==> flow/design.v <==
module ula(clock,rst,a,b,r,op,sb,sa,enable,sinA, sinB);
	input [7:0]a;
	input [7:0]b;
	input op;
	input clock;
	input rst;
	output reg [8:0]r;
	output sa, sb;
	input sinA;
	input sinB;
	reg saa;
	reg sbb;
	reg sinal;
	input enable;
	reg [6:0]aa;
	reg [6:0]bb;
	reg [7:0]rr;
	reg [7:0]rr_n;
	reg sinal_n;
	always @(*) begin
		saa = sinA;
		sbb = sinB;
		aa = a[6:0];
		bb = b[6:0];
		rr_n = rr;
		sinal_n = sinal;
		case(op)
			0: begin
				if(saa == 0 && sbb == 0)begin
					rr_n = aa + bb;
					sinal_n = 0;
				end
				if(saa == 1 && sbb == 0)begin
					if(aa > bb)begin
						rr_n = aa - bb;
						sinal_n = saa;
					end
					else begin
						rr_n = bb - aa;
						sinal_n = sbb;
					end
				end
				if(saa == 0 && sbb == 1)begin
					if(aa > bb)begin
						rr_n = aa - bb;
						sinal_n = saa;
					end
					else begin
						rr_n = bb - aa;
						sinal_n = sbb;
					end
				end
				if(saa == 1 && sbb == 1)begin
					rr_n = aa + bb;
					sinal_n = 1;
				end
			end	
			1: begin
			sbb = ~sbb;
			if(saa == 0 && sbb == 0)begin
					rr_n = aa + bb;
					sinal_n = 0;
				end
				if(saa == 1 && sbb == 0)begin
					if(aa > bb)begin
						rr_n = aa - bb;
						sinal_n = saa;
					end
					else begin
						rr_n = bb - aa;
						sinal_n = sbb;
					end
				end
				if(saa == 0 && sbb == 1)begin
					if(aa > bb)begin
						rr_n = aa - bb;
						sinal_n = saa;
					end
					else begin
						rr_n = bb - aa;
						sinal_n = sbb;
					end
				end
				if(saa == 1 && sbb == 1)begin
					rr_n = aa + bb;
					sinal_n = 1;
				end
			end	
		endcase
	end
	always @(posedge clock) begin
		if (rst) begin
			rr <= 0;
			sinal <= 0;
		end
		else begin
			rr <= rr_n;
			sinal <= sinal_n;
		end
	end
	always @(posedge clock) begin
		if (rst) begin
			r <= 0;
		end
		else if (rr==0) begin
			r[8] <= 1;
			r[7:0] <= rr;
		end
		else begin
			r[8] <= ~sinal;
			r[7:0] <= rr;
		end
	end
	assign sa = saa;
	assign sb = sbb;
endmodule
module bcdout(saida,saida1,saida2,in,enable);
	input [8:0] in;
	output reg [6:0]saida;
	output reg [6:0]saida1;
	output reg [6:0]saida2;
	input enable;
	reg sinal;
	reg [7:0]uni;
	reg [7:0]dez;
	reg [7:0]dezz;
	reg [7:0]cen;
	reg [6:0] su, sd, sc;
	reg [7:0] aux;
	always @(*) begin
		sinal = 0;
		aux = 0;
		uni = 0;
		dezz = 0;
		dez = 0;
		cen = 0;
		if (enable) begin
			sinal = in[8];
			aux[7:0] = in[7:0];
			uni = aux%10;
			dezz = aux%100;
			dez = dezz/10;
			cen = aux/100;
			case(uni)
				8'b00000000: 
					saida = 7'b0000001;
	            8'b00000001: 
					saida = 7'b1001111;
	            8'b00000010: 
					saida = 7'b0010010;
	            8'b00000011: 
					saida = 7'b0000110;
	            8'b00000100: 
					saida = 7'b1001100;
	            8'b00000101: 
					saida = 7'b0100100;
	            8'b00000110: 
					saida = 7'b0100000;
	            8'b00000111: 
					saida = 7'b0001111;
	            8'b00001000: 
					saida = 7'b0000000;
	            8'b00001001: 
					saida = 7'b0000100;
				default:
					saida = 7'b1111110;
        endcase
        		case(dez)
				8'b00000000: 
					saida1 = 7'b0000001;
	            8'b00000001: 
					saida1 = 7'b1001111;
	            8'b00000010: 
					saida1 = 7'b0010010;
	            8'b00000011: 
					saida1 = 7'b0000110;
	            8'b00000100: 
					saida1 = 7'b1001100;
	            8'b00000101: 
					saida1 = 7'b0100100;
	            8'b00000110: 
					saida1 = 7'b0100000;
	            8'b00000111: 
					saida1 = 7'b0001111;
	            8'b00001000: 
					saida1 = 7'b0000000;
	            8'b00001001: 
					saida1 = 7'b0000100;
				default:
					saida1 = 7'b1111110;
        endcase
        case(cen)
				8'b00000000: 
					saida2 = 7'b0000001;
	            8'b00000001: 
					saida2 = 7'b1001111;
				8'b00000010: 
					saida2 = 7'b0010010;
				default:
					saida2 = 7'b1111110;
        endcase
		end
		else begin
				saida = 7'b1111111;
				saida1 = 7'b1111111;
				saida2 = 7'b1111111;
			end	
	end
endmodule
module Remoto(clk,rst,entrada,comando,su,sd,suB,sdB,saida_1,saida1_1,saida2_1,soma_result_1,sinal_A,sinal_B);
parameter inicia            = 2'b00;   
parameter inicia_1          = 2'b01;    
parameter leitura           = 2'b10; 
parameter zera_B    = 3'b010;
parameter zera_tudo = 3'b011;
parameter soma      = 3'b100;
parameter sub       = 3'b101;
parameter muda_sinal= 3'b110;
parameter  DESLIGADO = 0;
parameter  ESPERA = 1;
parameter limite_um      =  4095; 
parameter lid_zero      =  3594;  
parameter  RECEBE_A_DEZ = 2;
parameter  RECEBE_A_UNI = 3;
parameter  MUDA_SINAL_A = 4;
parameter  RECEBE_A_DEZ_B = 5;
parameter  RECEBE_A_UNI_B = 6;
parameter  MUDA_SINAL_B = 7;
parameter  ZERA_TUDO = 8;	
parameter lid_um  			=  3281;  
parameter tempo_zero      =  648;
parameter tempo_bit  =  312;
input         clk;      
input         rst;
input         entrada;    
output reg [7:0] comando;
output reg[6:0] su;
output reg[6:0] sd;
output reg[6:0] suB;
output reg[6:0] sdB; 
wire [8:0] soma_result;
output reg [8:0] soma_result_1;
reg [4:0] estado_m;
reg [7:0] vetorA;
reg [7:0] vetorA_aux;
reg [7:0] vetorA_2;
reg [7:0] vetorA_1;
reg [7:0] vetorB;
reg [7:0] vetorB_aux;
reg [7:0] vetorB_1;
reg [7:0] vetorB_2;
reg on;
output reg sinal_A;
output reg sinal_B;
reg    [11:0] contado_inicial;            
reg           contado_inicial_flag;      
reg [26:0]delay;
reg [2:0]op;
wire [6:0] saida;
wire [6:0] saida1;
wire [6:0] saida2;
output [6:0] saida_1;
output [6:0] saida1_1;
output [6:0] saida2_1;
reg    [11:0] contador_inicial;           
reg           contador_inicial_flag;    
reg    [11:0] contagem;           
reg           contagem_flag;     
reg     [5:0] bitcount;              
reg     [1:0] estado;             
reg    [31:0] dados_control;        
reg nova_mensagem;
reg    [8:0] sr;
reg   [26:0] dl;        
assign saida_1 = saida;
assign saida1_1 = saida1;
assign saida2_1 = saida2;
ula G1(.clock(clk),.rst(rst),.a(vetorA),.b(vetorB),.r(soma_result),.op(op), .enable(on), .sinA(sinal_A),.sinB(sinal_B));
bcdout G2(.saida(saida),.saida1(saida1),.saida2(saida2),.in(soma_result_1),.enable(on));
always @(posedge clk )
if (rst)
			 contado_inicial <= 0;
else if ((estado == inicia) && !entrada)
			 contado_inicial <= contado_inicial + 1'b1;
		else                           
			 contado_inicial <= 0;	              		 	
always @(posedge clk)	
if (rst)
			 contador_inicial <= 0;
else if ((estado == inicia_1) && entrada)
			 contador_inicial <= contador_inicial + 1'b1;
		else  
			 contador_inicial <= 0;	            		 	
always @(posedge clk )
if (rst)
			 contagem <= 0;
else if ((estado == leitura) && entrada)
			 contagem <= contagem + 1'b1;
		else
			 contagem <= 1'b0;        
always @(posedge clk)
if (rst)
	     bitcount <= 6'b0;
else if (estado == leitura)
		begin
			if (contagem == tempo_bit)
					bitcount <= bitcount + 1'b1; 
		end   
	  else
	     bitcount <= 6'b0;
always @(posedge clk) 
		if (rst)
			estado <= inicia;
		else
			case (estado)
 			    inicia  : if (contado_inicial > lid_zero)  
			  	              estado <= inicia_1; 
			    inicia_1: if (contador_inicial > lid_um)
			  	              estado <= leitura;
			    leitura : if ((contagem >= limite_um) || (bitcount >= 33))
			  					      estado <= inicia;
	        default  : estado <= inicia; 
			 endcase
always @(posedge clk)
	  if (rst)
			 dados_control <= 0;
	  else if (estado == leitura)
		begin
			 if (contagem >= tempo_zero) 
			    dados_control[bitcount-1'b1] <= 1'b1;  
		end
		else
			 dados_control <= 0;
always @(posedge clk)
	  if (rst) begin
			comando <= 0;
			nova_mensagem <= 1'b0;
	  end
	  else if (bitcount == 32) begin
			 if (dados_control[31:24] == ~dados_control[23:16])
			 begin		
				comando[7:0] <= dados_control[23:16]; 
			 	nova_mensagem <= 1'b1;
			 end
			 else
				  nova_mensagem <= 1'b0 ;
		end
		else begin
			nova_mensagem <= 1'b0 ;
		end
always @(posedge clk) begin
	sr = soma_result_1;
	dl = delay;
	if (rst) begin
		estado_m <= DESLIGADO;
		on <= 0;
		op <= 1;
		vetorA <= 8'b11111111;
		vetorB <= 8'b11111111;
		sinal_A <= 0;
		sinal_B <= 0;
		soma_result_1 <= 0;
		delay <= 0;
	end
	else begin
	if(sr==0)begin
		sr=9'b000000000;
	end
	else if(!on && sr[8]==0) begin
		sr[8]=1'b1;
	end
	case(estado_m)
		DESLIGADO: begin
				if(comando == 8'b00010010 && nova_mensagem)begin
					estado_m <= ESPERA;
					on <= 1;
					vetorA<=0;
					vetorB<=0;
					op<=0;
					if(soma_result==0)begin
						sr=9'b000000000;
					end
				end
			end
		ESPERA:begin
				if(comando == 8'b00010010 && nova_mensagem)begin 
					vetorA<=8'b11111111;
					vetorB<=8'b11111111;
					sr = 9'b100000000;
					estado_m <= DESLIGADO;
					on<=0;
				end
				else if(comando == 8'b00001111)begin  
					estado_m <=  RECEBE_A_DEZ;
					vetorA<=0;
					sinal_A<=0;
					sr = 9'b100000000;
				end
				else if(comando == 8'b00010000)begin  
					estado_m <=  ZERA_TUDO;
					vetorA<=0;
					vetorB<=0;
					sinal_A<=0;
					sinal_B<=0;
					sr = 9'b100000000;
				end
				else if(comando == 8'b00010011)begin 
					estado_m <= RECEBE_A_DEZ_B;
					vetorB<=0;
					sinal_B<=0;
					sr = 9'b100000000;
				end
				else if(comando == 8'b00011010)begin 
					op<=0;
					if(soma_result==0)begin
						sr=9'b000000000;
					end
					else begin
						sr = soma_result;
					end
				end
				else if(comando == 8'b00011110)begin 
					op<=1;
					if(soma_result==0)begin
						sr=9'b000000000;
					end
					else begin
					sr = soma_result;
					end
				end
			end
		ZERA_TUDO:begin
				estado_m <= RECEBE_A_DEZ;
				sr = 9'b100000000;
		end
		RECEBE_A_DEZ_B:begin
				if(comando >= 0 && comando < 10)begin
					vetorB <=comando;
					sinal_B <=0;
					estado_m <= RECEBE_A_UNI_B;
					dl = 0;
				end
			end	
		RECEBE_A_DEZ:begin
				if(comando >= 0 && comando < 10)begin
					vetorA <= comando;
					sinal_A <=0;
					estado_m <= RECEBE_A_UNI;
					dl = 0;
				end
			end	
		RECEBE_A_UNI:begin
			dl = dl + 1'b1;
				if((dl > 78125 && (comando >= 0 && comando < 10)) && nova_mensagem)begin
					vetorA<=vetorA * 10 + comando;
					estado_m <= MUDA_SINAL_A;
					dl = 0;
				end
				else if((dl > 78125 && comando > 9) && nova_mensagem)begin
					estado_m <= MUDA_SINAL_A;
					dl = 0;
				end
			end
		RECEBE_A_UNI_B:begin
			dl = dl + 1'b1;
				if((dl > 78125 && (comando >= 0 && comando < 10)) && nova_mensagem)begin
					vetorB<=vetorB * 10 + comando;
					estado_m <= MUDA_SINAL_B;
					dl = 0;
				end
				else if((dl > 78125 && comando > 9) && nova_mensagem)begin
					estado_m <= MUDA_SINAL_B;
					dl = 0;
				end
			end
		MUDA_SINAL_A:begin
			if(comando == 8'b00001100)begin
				sinal_A<=~sinal_A;
				estado_m <=ESPERA;
			end
			else if(comando > 9 && comando != 8'b00001100)begin
				estado_m <=ESPERA;
			end
		end
		MUDA_SINAL_B:begin
			if(comando == 8'b00001100 )begin
				sinal_B<=~sinal_B;
				estado_m <=ESPERA;
			end
			else if(comando > 9 && comando != 8'b00001100)begin
				estado_m <=ESPERA;
			end
		end
	endcase	
	soma_result_1 <= sr;
	delay <= dl;
	end
end
always @(*) begin
		vetorA_1 = 0;
		vetorA_2 = 0;
		su = 7'b1111111;
		sd = 7'b1111111;
		if(vetorA > 200) begin
			su = 7'b1111111;
			sd = 7'b1111111;
		end
		else begin
			vetorA_1 = vetorA%10;
			vetorA_2 = vetorA/10;
			case(vetorA_1)
				0: 
					su = 7'b0000001;
	            1: 
					su = 7'b1001111;
	            2: 
					su = 7'b0010010;
	            3: 
					su = 7'b0000110;
	            4: 
					su = 7'b1001100;
	            5: 
					su = 7'b0100100;
	            6: 
					su = 7'b0100000;
	            7: 
					su = 7'b0001111;
	            8: 
					su = 7'b0000000;
	            9: 
					su = 7'b0000100;
        endcase
	        case(vetorA_2)
		        	0: 
		        		sd = 7'b0000001;
			        1: 
			        	sd = 7'b1001111;
			        2: 
			        	sd = 7'b0010010;
			        3: 
			        	sd = 7'b0000110;
			        4: 
			        	sd = 7'b1001100;
			        5: 
			        	sd = 7'b0100100;
			        6: 
			        	sd = 7'b0100000;
			        7: 
			        	sd = 7'b0001111;
			        8: 
			        	sd = 7'b0000000;
			        9: 
			        	sd = 7'b0000100;
			endcase
		end	
	end
	always @(*) begin
		vetorB_1 = 0;
		vetorB_2 = 0;
		suB = 7'b1111111;
		sdB = 7'b1111111;
		if(vetorB > 200) begin
			suB = 7'b1111111;
			sdB = 7'b1111111;
		end
		else begin
			vetorB_1 = vetorB%10;
			vetorB_2 = vetorB/10;
			case(vetorB_1)
					0: 
						suB = 7'b0000001;
		            1: 
						suB = 7'b1001111;
		            2: 
						suB = 7'b0010010;
		            3: 
						suB = 7'b0000110;
		            4: 
						suB = 7'b1001100;
		            5: 
						suB = 7'b0100100;
		            6: 
						suB = 7'b0100000;
		            7: 
						suB = 7'b0001111;
		            8: 
						suB = 7'b0000000;
		            9: 
						suB = 7'b0000100;
	        endcase
	        case(vetorB_2)
		        	0: 
		        		sdB = 7'b0000001;
			        1: 
			        	sdB = 7'b1001111;
			        2: 
			        	sdB = 7'b0010010;
			        3: 
			        	sdB = 7'b0000110;
			        4: 
			        	sdB = 7'b1001100;
			        5: 
			        	sdB = 7'b0100100;
			        6: 
			        	sdB = 7'b0100000;
			        7: 
			        	sdB = 7'b0001111;
			        8: 
			        	sdB = 7'b0000000;
			        9: 
			        	sdB = 7'b0000100;
			endcase
		end
	end	
endmodule
Lab notebook: Remoto

From RTL to reports: Remoto
Module Remoto before and after one edit of its RTL, step after step.
"before" refers to lines of the RTL above, "after" to lines of the edited file.
"delta" is "after" less "before", of the values as shown.
Library cell names are shortened.
{"block": "inputs", "top": "Remoto", "clock_port": "clk", "library": "sky130hd", "pvt_corner": "tt_025C_1v80"}

The edit
Unified diff, file above to edited file.
This change comes from a script, not from a designer. No optimisation was intended, and the edited design may behave differently.
begin of diff
@@ -208,5 +208,5 @@
 	end
 endmodule
-module Remoto(clk,rst,entrada,comando,su,sd,suB,sdB,saida_1,saida1_1,saida2_1,soma_result_1,sinal_A,sinal_B);
+module Remoto(clk,rst,entrada,comando,su,sd,suB,sdB,saida_1,saida1_1,saida2_1,soma_result_1_ext,sinal_A,sinal_B);
 parameter inicia            = 2'b00;   
 parameter inicia_1          = 2'b01;    
@@ -240,5 +240,5 @@
 output reg[6:0] sdB; 
 wire [8:0] soma_result;
-output reg [8:0] soma_result_1;
+output reg [8:0] soma_result_1_ext;
 reg [4:0] estado_m;
 reg [7:0] vetorA;
@@ -263,4 +263,6 @@
 output [6:0] saida1_1;
 output [6:0] saida2_1;
+reg [8:0] soma_result_1;
+always @(posedge clk) soma_result_1_ext <= soma_result_1;
 reg    [11:0] contador_inicial;           
 reg           contador_inicial_flag;    
end of diff

Word level
Yosys after proc, flatten, opt, wreduce and memory -nomap, before mapping. Memory bits, and registers merged into a memory's read port (data or address), are not among the register bits. Print and check cells are not counted.
Yosys's memory passes give these memory sizes; they may raise the number of words (mostly to a power of two), join words into wider ones and drop unused or constant bits.
{"block": "bits", "element": "ff_bits", "before": 164, "after": 173, "delta": 9}
{"block": "bits", "element": "latchBits", "before": 0, "after": 0, "delta": 0}
{"block": "bits", "element": "mem_bits_rw", "before": 0, "after": 0, "delta": 0}
{"block": "bits", "element": "rom_bits", "before": 672, "after": 672, "delta": 0}
{"block": "bits", "element": "clocked_rd_ports_x_width", "before": 0, "after": 0, "delta": 0}
{"block": "bits", "element": "n_memories", "before": 6, "after": 6, "delta": 0}
{"block": "bits", "element": "out_inout_bits", "before": 68, "after": 68, "delta": 0}
{"block": "bits", "element": "elab_cells", "before": 291, "after": 292, "delta": 1}
{"block": "classes", "element": "add_sub_neg", "before": 12, "after": 12, "delta": 0}
{"block": "classes", "element": "multipliers", "before": 2, "after": 2, "delta": 0}
{"block": "classes", "element": "div_mod_pow", "before": 8, "after": 8, "delta": 0}
{"block": "classes", "element": "n_cmp", "before": 12, "after": 12, "delta": 0}
{"block": "classes", "element": "n_eq", "before": 51, "after": 51, "delta": 0}
{"block": "classes", "element": "n_shift", "before": 1, "after": 1, "delta": 0}
{"block": "classes", "element": "mux", "before": 108, "after": 108, "delta": 0}
{"block": "classes", "element": "bitwise", "before": 14, "after": 14, "delta": 0}
{"block": "classes", "element": "n_reduce_logical", "before": 56, "after": 56, "delta": 0}
{"block": "mem_list", "element": "mem_shapes", "before": "16 x 7 bit 1R0W; 16 x 7 bit 1R0W; 16 x 7 bit 1R0W; 16 x 7 bit 1R0W; 16 x 7 bit 1R0W; 16 x 7 bit 1R0W", "after": "16 x 7 bit 1R0W; 16 x 7 bit 1R0W; 16 x 7 bit 1R0W; 16 x 7 bit 1R0W; 16 x 7 bit 1R0W; 16 x 7 bit 1R0W"}
{"block": "ops", "op": "1-bit 2-to-1 mux", "before": 33, "after": 33, "delta": 0}
{"block": "ops", "op": "8-bit 2-to-1 mux", "before": 21, "after": 21, "delta": 0}
{"block": "ops", "op": "1-bit logical AND", "before": 15, "after": 15, "delta": 0}
{"block": "ops", "op": "2-bit != test (second input constant)", "before": 15, "after": 15, "delta": 0}
{"block": "ops", "op": "5-bit 2-to-1 mux", "before": 13, "after": 13, "delta": 0}
{"block": "ops", "op": "7-bit 2-to-1 mux", "before": 13, "after": 13, "delta": 0}
{"block": "ops", "op": "1-bit NOT", "before": 10, "after": 10, "delta": 0}
{"block": "ops", "op": "9-bit 2-to-1 mux", "before": 9, "after": 9, "delta": 0}
{"block": "ops", "op": "2-bit OR reduction", "before": 8, "after": 8, "delta": 0}
{"block": "ops", "op": "4-bit zero test", "before": 6, "after": 6, "delta": 0}
{"block": "ops", "op": "3-bit != test (second input constant)", "before": 6, "after": 6, "delta": 0}
{"block": "ops", "op": "8-bit by 5-bit equality test with 1-bit output (second input constant)", "before": 5, "after": 5, "delta": 0}
{"block": "ops", "op": "5-bit by 3-bit equality test with 1-bit output (second input constant)", "before": 4, "after": 4, "delta": 0}
{"block": "ops", "op": "12-bit by 1-bit adder with 12-bit output (second input constant)", "before": 3, "after": 3, "delta": 0}
{"block": "ops", "op": "8-bit by 4-bit divider with 32-bit output (second input constant)", "before": 3, "after": 3, "delta": 0}
{"block": "ops", "op": "8-bit by 4-bit modulo with 32-bit output (second input constant)", "before": 3, "after": 3, "delta": 0}
{"block": "ops", "op": "2-bit 2-to-1 mux", "before": 3, "after": 3, "delta": 0}
{"block": "ops", "op": "27-bit 2-to-1 mux", "before": 3, "after": 3, "delta": 0}
{"block": "ops", "op": "1-bit case mux with 2-bit select", "before": 3, "after": 3, "delta": 0}
{"block": "ops", "op": "2-bit AND reduction", "before": 3, "after": 3, "delta": 0}
{"block": "ops", "op": "8-bit adder", "before": 2, "after": 2, "delta": 0}
{"block": "ops", "op": "5-bit by 2-bit equality test with 1-bit output (second input constant)", "before": 2, "after": 2, "delta": 0}
{"block": "ops", "op": "8-bit by 4-bit equality test with 1-bit output (second input constant)", "before": 2, "after": 2, "delta": 0}
{"block": "ops", "op": "12-bit greater-than comparator (second input constant)", "before": 2, "after": 2, "delta": 0}
{"block": "ops", "op": "8-bit greater-than comparator (second input constant)", "before": 2, "after": 2, "delta": 0}
{"block": "ops", "op": "1-bit zero test", "before": 2, "after": 2, "delta": 0}
{"block": "ops", "op": "8-bit zero test", "before": 2, "after": 2, "delta": 0}
{"block": "ops", "op": "9-bit zero test", "before": 2, "after": 2, "delta": 0}
Not every row of either side is listed.

Depth
Depth = most cells in a row (Yosys ltp): at word level without a register or memory, in the mapped netlist without a sequential cell, where the memories' decode and read muxes count.
{"block": "logic_depth", "element": "depth_word", "before": 11, "after": 11, "delta": 0}
{"block": "logic_depth", "element": "ABC_AREA", "before": "0", "after": "0"}
{"block": "logic_depth", "element": "ltp_mapped", "before": 28, "after": 27, "delta": -1}
{"block": "logic_depth", "element": "ltp_nobuf", "before": 26, "after": 25, "delta": -1}

Mapped cells and area
Source: synth_stat.txt of the flow (Yosys; design flattened, memories mapped). It holds for the ABC_AREA given above (unset counts as 0); a run with the other value may have another netlist.
{"block": "by_type", "type": "clkbuf_1", "before": 61, "after": 85, "delta": 24}
{"block": "by_type", "type": "a21oi_1", "before": 125, "after": 145, "delta": 20}
{"block": "by_type", "type": "nand2_1", "before": 154, "after": 136, "delta": -18}
{"block": "by_type", "type": "o31ai_1", "before": 32, "after": 16, "delta": -16}
{"block": "by_type", "type": "nor2_1", "before": 204, "after": 218, "delta": 14}
{"block": "by_type", "type": "a31oi_1", "before": 24, "after": 38, "delta": 14}
{"block": "by_type", "type": "nand2b_1", "before": 12, "after": 25, "delta": 13}
{"block": "by_type", "type": "nand3_1", "before": 65, "after": 77, "delta": 12}
{"block": "by_type", "type": "nor3_1", "before": 52, "after": 64, "delta": 12}
{"block": "by_type", "type": "a211oi_1", "before": 12, "after": 24, "delta": 12}
{"block": "by_type", "type": "o21bai_1", "before": 5, "after": 17, "delta": 12}
{"block": "by_type", "type": "and3_1", "before": 27, "after": 38, "delta": 11}
{"block": "by_type", "type": "and2_1", "before": 11, "after": 22, "delta": 11}
{"block": "by_type", "type": "xnor2_1", "before": 59, "after": 49, "delta": -10}
{"block": "by_type", "type": "dfxtp_1", "before": 153, "after": 162, "delta": 9}
{"block": "by_type", "type": "xor2_1", "before": 52, "after": 43, "delta": -9}
{"block": "by_type", "type": "a22oi_1", "before": 13, "after": 22, "delta": 9}
{"block": "by_type", "type": "nand4_1", "before": 19, "after": 27, "delta": 8}
Not every row of either side is listed.
{"block": "synth_totals", "element": "cells", "before": 1786, "after": 2026, "delta": 240}
{"block": "synth_totals", "element": "yosys_area_mm2", "before": 0.0135342, "after": 0.0153385, "delta": 0.0018043}
{"block": "synth_totals", "element": "seqArea_mm2", "before": 0.0030629, "after": 0.0032431, "delta": 0.0001802}
{"block": "synth_totals", "element": "flip_flops", "before": 153, "after": 162, "delta": 9}
{"block": "synth_totals", "element": "buffers", "before": 87, "after": 112, "delta": 25}
The figures by module come from a second, unflattened synthesis with its own total; it is not the netlist above.
{"block": "hier_totals", "element": "hier_cells", "before": 2001, "after": 1952, "delta": -49}
{"block": "hier_totals", "element": "area_unflattened_mm2", "before": 0.0152246, "after": 0.0149881, "delta": -0.0002365}
Rows give one instance, submodules left out.
{"block": "modules_before", "mod": "Remoto", "instances": 1, "cells": 1362, "mod_area_mm2": 0.0106903, "seq_area_mm2": 0.0027026}
{"block": "modules_before", "mod": "bcdout", "instances": 1, "cells": 442, "mod_area_mm2": 0.002909, "seq_area_mm2": 0}
{"block": "modules_before", "mod": "ula", "instances": 1, "cells": 197, "mod_area_mm2": 0.0016253, "seq_area_mm2": 0.0003603}
{"block": "modules_after", "mod": "Remoto", "instances": 1, "cells": 1313, "mod_area_mm2": 0.0104538, "seq_area_mm2": 0.0028828}
{"block": "modules_after", "mod": "bcdout", "instances": 1, "cells": 442, "mod_area_mm2": 0.002909, "seq_area_mm2": 0}
{"block": "modules_after", "mod": "ula", "instances": 1, "cells": 197, "mod_area_mm2": 0.0016253, "seq_area_mm2": 0.0003603}

Path before layout
OpenSTA on the mapped netlist: ideal clock, no wires. The path of least setup slack (recovery checks aside). Input and output delay are each 20% of the period. Register names are those of the netlist, which keeps one name where synthesis merged equal registers.
{"block": "synth_path", "element": "path_kind", "before": "register -> output", "after": "register -> output"}
{"block": "synth_path", "element": "from", "before": "reg soma_result_1[4]", "after": "reg soma_result_1[3]"}
{"block": "synth_path", "element": "to", "before": "out saida1_1[5]", "after": "out saida_1[0]"}
{"block": "synth_path", "element": "period_ns", "before": 14.0, "after": 14.0, "delta": 0.0}
{"block": "synth_path", "element": "output_delay_ns", "before": 2.800, "after": 2.800, "delta": 0.000}
{"block": "synth_path", "element": "launch_ns", "before": 0.000, "after": 0.000, "delta": 0.000}
{"block": "synth_path", "element": "arrival_ns", "before": 5.686, "after": 5.185, "delta": -0.501}
{"block": "synth_path", "element": "required_time_ns", "before": 11.200, "after": 11.200, "delta": 0.000}
{"block": "synth_path", "element": "slack_ns", "before": 5.514, "after": 6.015, "delta": 0.501}
{"block": "synth_path", "element": "delay_ns", "before": 5.686, "after": 5.185, "delta": -0.501}
{"block": "synth_path", "element": "stages", "before": 27, "after": 27, "delta": 0}
{"block": "synth_path", "element": "path_buffers", "before": 2, "after": 4, "delta": 2}
{"block": "synth_path", "element": "period_less_setup_slack_ns", "before": 8.486, "after": 7.985, "delta": -0.501}
"delay_ns" is the arrival time less input delay plus setup time.
At an output port there is no setup time.
"stages" counts driving pins, that of a launching flip-flop among them; a cell with two outputs on the path counts twice.
"period_less_setup_slack_ns" = period - worst setup slack (recovery checks aside). The figure is calculated, with input and output delays left at 20% of the set period.
Between the ends stands the longest chain of elaborated cells between them, by number of cells; it is not shown to be the way that was timed. Of several equally long chains one is given.
Each line given opens the expression or statement behind the cell; cells for indexed reads and writes are added by Yosys, which also makes memories of some case tables.
The chain passes a memory read, where the word-level depth is cut; so it can be longer than that depth.
{"block": "synth_between_before", "cell_sequence": "dfxtp_1 -> buf_4 -> inv_1 -> ha_1 -> or2_1 -> a21oi_2 -> inv_1 -> ha_1 -> o31ai_1 -> nor4_1 -> nor2_1 -> ha_1 -> or3_1 -> ha_1 -> o21ai_0 -> o211ai_1 -> a211o_1 -> buf_2 -> maj3_2 -> mux2_2 -> a221o_1 -> o21ai_2 -> inv_1 -> ha_1 -> inv_1 -> a21boi_0 -> o21ai_0", "elab_chain_len": 5, "cone_cells": 6, "cone_classes": "div: 2; mux: 2; reduce/logical: 1; memory: 1"}
{"block": "synth_rtl_before", "element": "start: declaration", "line_no": 242, "text": "output reg [8:0] soma_result_1;"}
{"block": "synth_rtl_before", "element": "start: assignment", "line_no": 362, "text": "soma_result_1 <= 0;"}
{"block": "synth_rtl_before", "element": "start: assignment", "line_no": 495, "text": "soma_result_1 <= sr;"}
{"block": "synth_rtl_before", "element": "8-bit by 7-bit modulo with 32-bit output", "line_no": 141, "text": "dezz = aux%100;"}
{"block": "synth_rtl_before", "element": "8-bit by 4-bit divider with 32-bit output", "line_no": 142, "text": "dez = dezz/10;"}
{"block": "synth_rtl_before", "element": "memory 16 x 7 bit", "line_no": 168, "text": "case(dez)"}
{"block": "synth_rtl_before", "element": "7-bit 2-to-1 mux", "line_no": 168}
{"block": "synth_rtl_before", "element": "7-bit 2-to-1 mux", "line_no": 137, "text": "if (enable) begin"}
{"block": "synth_rtl_before", "element": "end: declaration", "line_no": 263, "text": "output [6:0] saida1_1;"}
{"block": "synth_between_after", "cell_sequence": "dfxtp_1 -> buf_2 -> clkinv_1 -> ha_1 -> nand2b_1 -> buf_2 -> nand2_1 -> nand2_1 -> ha_1 -> and2_4 -> a311o_1 -> clkbuf_1 -> o211ai_1 -> a2111oi_0 -> nor3_1 -> o211a_1 -> and2_1 -> clkbuf_1 -> xnor2_1 -> ha_1 -> or3_1 -> o21ai_0 -> a211oi_1 -> xor2_1 -> o32ai_1 -> nand2_1 -> o31ai_1", "elab_chain_len": 4, "cone_cells": 5, "cone_classes": "div: 1; mux: 2; reduce/logical: 1; memory: 1"}
{"block": "synth_rtl_after", "element": "start: declaration", "line_no": 265, "text": "reg [8:0] soma_result_1;"}
{"block": "synth_rtl_after", "element": "start: assignment", "line_no": 364, "text": "soma_result_1 <= 0;"}
{"block": "synth_rtl_after", "element": "start: assignment", "line_no": 497, "text": "soma_result_1 <= sr;"}
{"block": "synth_rtl_after", "element": "8-bit by 4-bit modulo with 32-bit output", "line_no": 140, "text": "uni = aux%10;"}
{"block": "synth_rtl_after", "element": "memory 16 x 7 bit", "line_no": 144, "text": "case(uni)"}
{"block": "synth_rtl_after", "element": "7-bit 2-to-1 mux", "line_no": 144}
{"block": "synth_rtl_after", "element": "7-bit 2-to-1 mux", "line_no": 137, "text": "if (enable) begin"}
{"block": "synth_rtl_after", "element": "end: declaration", "line_no": 262, "text": "output [6:0] saida_1;"}

Worst path after layout
From the final timing report of each run of pair A: the path of least setup slack in the routed layout; clock arrival at registers is part of the times.
{"block": "layout_path", "element": "path_kind", "before": "register -> output", "after": "register -> output"}
{"block": "layout_path", "element": "from", "before": "reg soma_result_1[4]", "after": "reg soma_result_1[4]"}
{"block": "layout_path", "element": "to", "before": "out saida1_1[5]", "after": "out saida_1[0]"}
{"block": "layout_path", "element": "period_ns", "before": 14.0, "after": 14.0, "delta": 0.0}
{"block": "layout_path", "element": "output_delay_ns", "before": 2.80, "after": 2.80, "delta": 0.00}
{"block": "layout_path", "element": "launch_ns", "before": 0.42, "after": 0.43, "delta": 0.01}
{"block": "layout_path", "element": "arrival_ns", "before": 8.01, "after": 7.64, "delta": -0.37}
{"block": "layout_path", "element": "required_time_ns", "before": 11.20, "after": 11.20, "delta": 0.00}
{"block": "layout_path", "element": "slack_ns", "before": 3.19, "after": 3.56, "delta": 0.37}
{"block": "layout_path", "element": "stages", "before": 26, "after": 24, "delta": -2}
{"block": "layout_path", "element": "path_buffers", "before": 1, "after": 1, "delta": 0}
Between the ends stands the longest chain of elaborated cells between them, by number of cells; it is not shown to be the way that was timed. Of several equally long chains one is given.
The chain passes a memory read, where the word-level depth is cut; so it can be longer than that depth.
{"block": "layout_between_before", "cell_sequence": "dfxtp_1 -> inv_1 -> ha_1 -> or2_1 -> a21oi_2 -> inv_1 -> ha_1 -> o31ai_1 -> nor4_1 -> nor2_1 -> ha_1 -> or3_1 -> ha_1 -> o21ai_0 -> o211ai_1 -> nor2_1 -> o22a_1 -> mux2_2 -> a221o_1 -> o21ai_2 -> inv_1 -> ha_1 -> inv_1 -> a21boi_0 -> o21ai_0 -> clkdlybuf4s50_1", "elab_chain_len": 5, "cone_cells": 6, "cone_classes": "div: 2; mux: 2; reduce/logical: 1; memory: 1"}
{"block": "layout_rtl_before", "element": "start: declaration", "line_no": 242, "text": "output reg [8:0] soma_result_1;"}
{"block": "layout_rtl_before", "element": "start: assignment", "line_no": 362, "text": "soma_result_1 <= 0;"}
{"block": "layout_rtl_before", "element": "start: assignment", "line_no": 495, "text": "soma_result_1 <= sr;"}
{"block": "layout_rtl_before", "element": "8-bit by 7-bit modulo with 32-bit output", "line_no": 141, "text": "dezz = aux%100;"}
{"block": "layout_rtl_before", "element": "8-bit by 4-bit divider with 32-bit output", "line_no": 142, "text": "dez = dezz/10;"}
{"block": "layout_rtl_before", "element": "memory 16 x 7 bit", "line_no": 168, "text": "case(dez)"}
{"block": "layout_rtl_before", "element": "7-bit 2-to-1 mux", "line_no": 168}
{"block": "layout_rtl_before", "element": "7-bit 2-to-1 mux", "line_no": 137, "text": "if (enable) begin"}
{"block": "layout_rtl_before", "element": "end: declaration", "line_no": 263, "text": "output [6:0] saida1_1;"}
{"block": "layout_between_after", "cell_sequence": "dfxtp_1 -> clkinv_1 -> ha_1 -> nand2b_1 -> nand2_1 -> nand2_1 -> ha_1 -> and2_4 -> a311oi_4 -> a31oi_1 -> and2_1 -> a221oi_1 -> a21boi_2 -> and2_1 -> xnor2_1 -> ha_1 -> nand3b_1 -> o21ai_0 -> a211oi_1 -> xor2_1 -> o32ai_1 -> nand2_1 -> o31ai_1 -> clkdlybuf4s50_1", "elab_chain_len": 4, "cone_cells": 5, "cone_classes": "div: 1; mux: 2; reduce/logical: 1; memory: 1"}
{"block": "layout_rtl_after", "element": "start: declaration", "line_no": 265, "text": "reg [8:0] soma_result_1;"}
{"block": "layout_rtl_after", "element": "start: assignment", "line_no": 364, "text": "soma_result_1 <= 0;"}
{"block": "layout_rtl_after", "element": "start: assignment", "line_no": 497, "text": "soma_result_1 <= sr;"}
{"block": "layout_rtl_after", "element": "8-bit by 4-bit modulo with 32-bit output", "line_no": 140, "text": "uni = aux%10;"}
{"block": "layout_rtl_after", "element": "memory 16 x 7 bit", "line_no": 144, "text": "case(uni)"}
{"block": "layout_rtl_after", "element": "7-bit 2-to-1 mux", "line_no": 144}
{"block": "layout_rtl_after", "element": "7-bit 2-to-1 mux", "line_no": 137, "text": "if (enable) begin"}
{"block": "layout_rtl_after", "element": "end: declaration", "line_no": 262, "text": "output [6:0] saida_1;"}

Layout results
Runs of the flow (Yosys, OpenROAD) on both versions; the two runs of a pair have the same settings. The constraints put input and output delay at 20% of the set period each and load the outputs with 0.01 pF.
{"block": "settings_pair_A", "CORE_UTILIZATION": 40, "period_ns": 14.0, "CAP_MARGIN": 20, "CORE_MARGIN": 2, "SLEW_MARGIN": 20}
{"block": "measured_pair_A", "element": "yosys.chip_area_mm2", "before": 0.0135342, "after": 0.0153385, "delta": 0.0018043}
{"block": "measured_pair_A", "element": "die_area_mm2", "before": 0.0353233, "after": 0.039928, "delta": 0.0046047}
{"block": "measured_pair_A", "element": "layout_stdcell_area_mm2", "before": 0.015122, "after": 0.0168699, "delta": 0.0017479}
{"block": "measured_pair_A", "element": "finalUtil_frac", "before": 0.452, "after": 0.447, "delta": -0.005}
{"block": "measured_pair_A", "element": "fin_ws_ns", "before": 3.193, "after": 3.555, "delta": 0.362}
{"block": "measured_pair_A", "element": "tns_ns", "before": 0.000, "after": 0.000, "delta": 0.000}
{"block": "measured_pair_A", "element": "worst_hold_slack_ns", "before": 0.431, "after": 0.404, "delta": -0.027}
{"block": "measured_pair_A", "element": "power_total_w", "before": 0.0009319, "after": 0.0009316, "delta": -0.0000003}
{"block": "measured_pair_A", "element": "achieved_clock_period_ns", "before": 10.807, "after": 10.445, "delta": -0.362}
{"block": "settings_pair_B", "CELL_PAD_IN_SITES_DETAIL_PLACEMENT": 1, "CORE_UTILIZATION": 40, "CTS_CLUSTER_DIAMETER": 118, "CTS_CLUSTER_SIZE": 99, "MIN_ROUTING_LAYER": "met1", "PLACE_DENSITY_LB_ADDON": 0.18, "SETUP_SLACK_MARGIN": 1.61, "TNS_END_PERCENT": 15, "period_ns": 6.61, "CAP_MARGIN": 20, "CORE_MARGIN": 2, "SLEW_MARGIN": 20}
{"block": "measured_pair_B", "element": "yosys.chip_area_mm2", "before": 0.0135342, "after": 0.0153385, "delta": 0.0018043}
{"block": "measured_pair_B", "element": "die_area_mm2", "before": 0.0353233, "after": 0.039928, "delta": 0.0046047}
{"block": "measured_pair_B", "element": "layout_stdcell_area_mm2", "before": 0.0171164, "after": 0.0193923, "delta": 0.0022759}
{"block": "measured_pair_B", "element": "finalUtil_frac", "before": 0.512, "after": 0.514, "delta": 0.002}
{"block": "measured_pair_B", "element": "fin_ws_ns", "before": -0.252, "after": 0.221, "delta": 0.473}
{"block": "measured_pair_B", "element": "tns_ns", "before": -1.101, "after": 0.000, "delta": 1.101}
{"block": "measured_pair_B", "element": "worst_hold_slack_ns", "before": 0.447, "after": 0.371, "delta": -0.076}
{"block": "measured_pair_B", "element": "power_total_w", "before": 0.001927, "after": 0.002028, "delta": 0.000101}
{"block": "measured_pair_B", "element": "achieved_clock_period_ns", "before": 6.862, "after": 6.389, "delta": -0.473}
"achieved_clock_period_ns" means the clock period less the worst setup slack. The figure is calculated, with input and output delays left at 20% of the set period.
"power_total_w": no workload was simulated; the value follows from the tool's default switching activity.
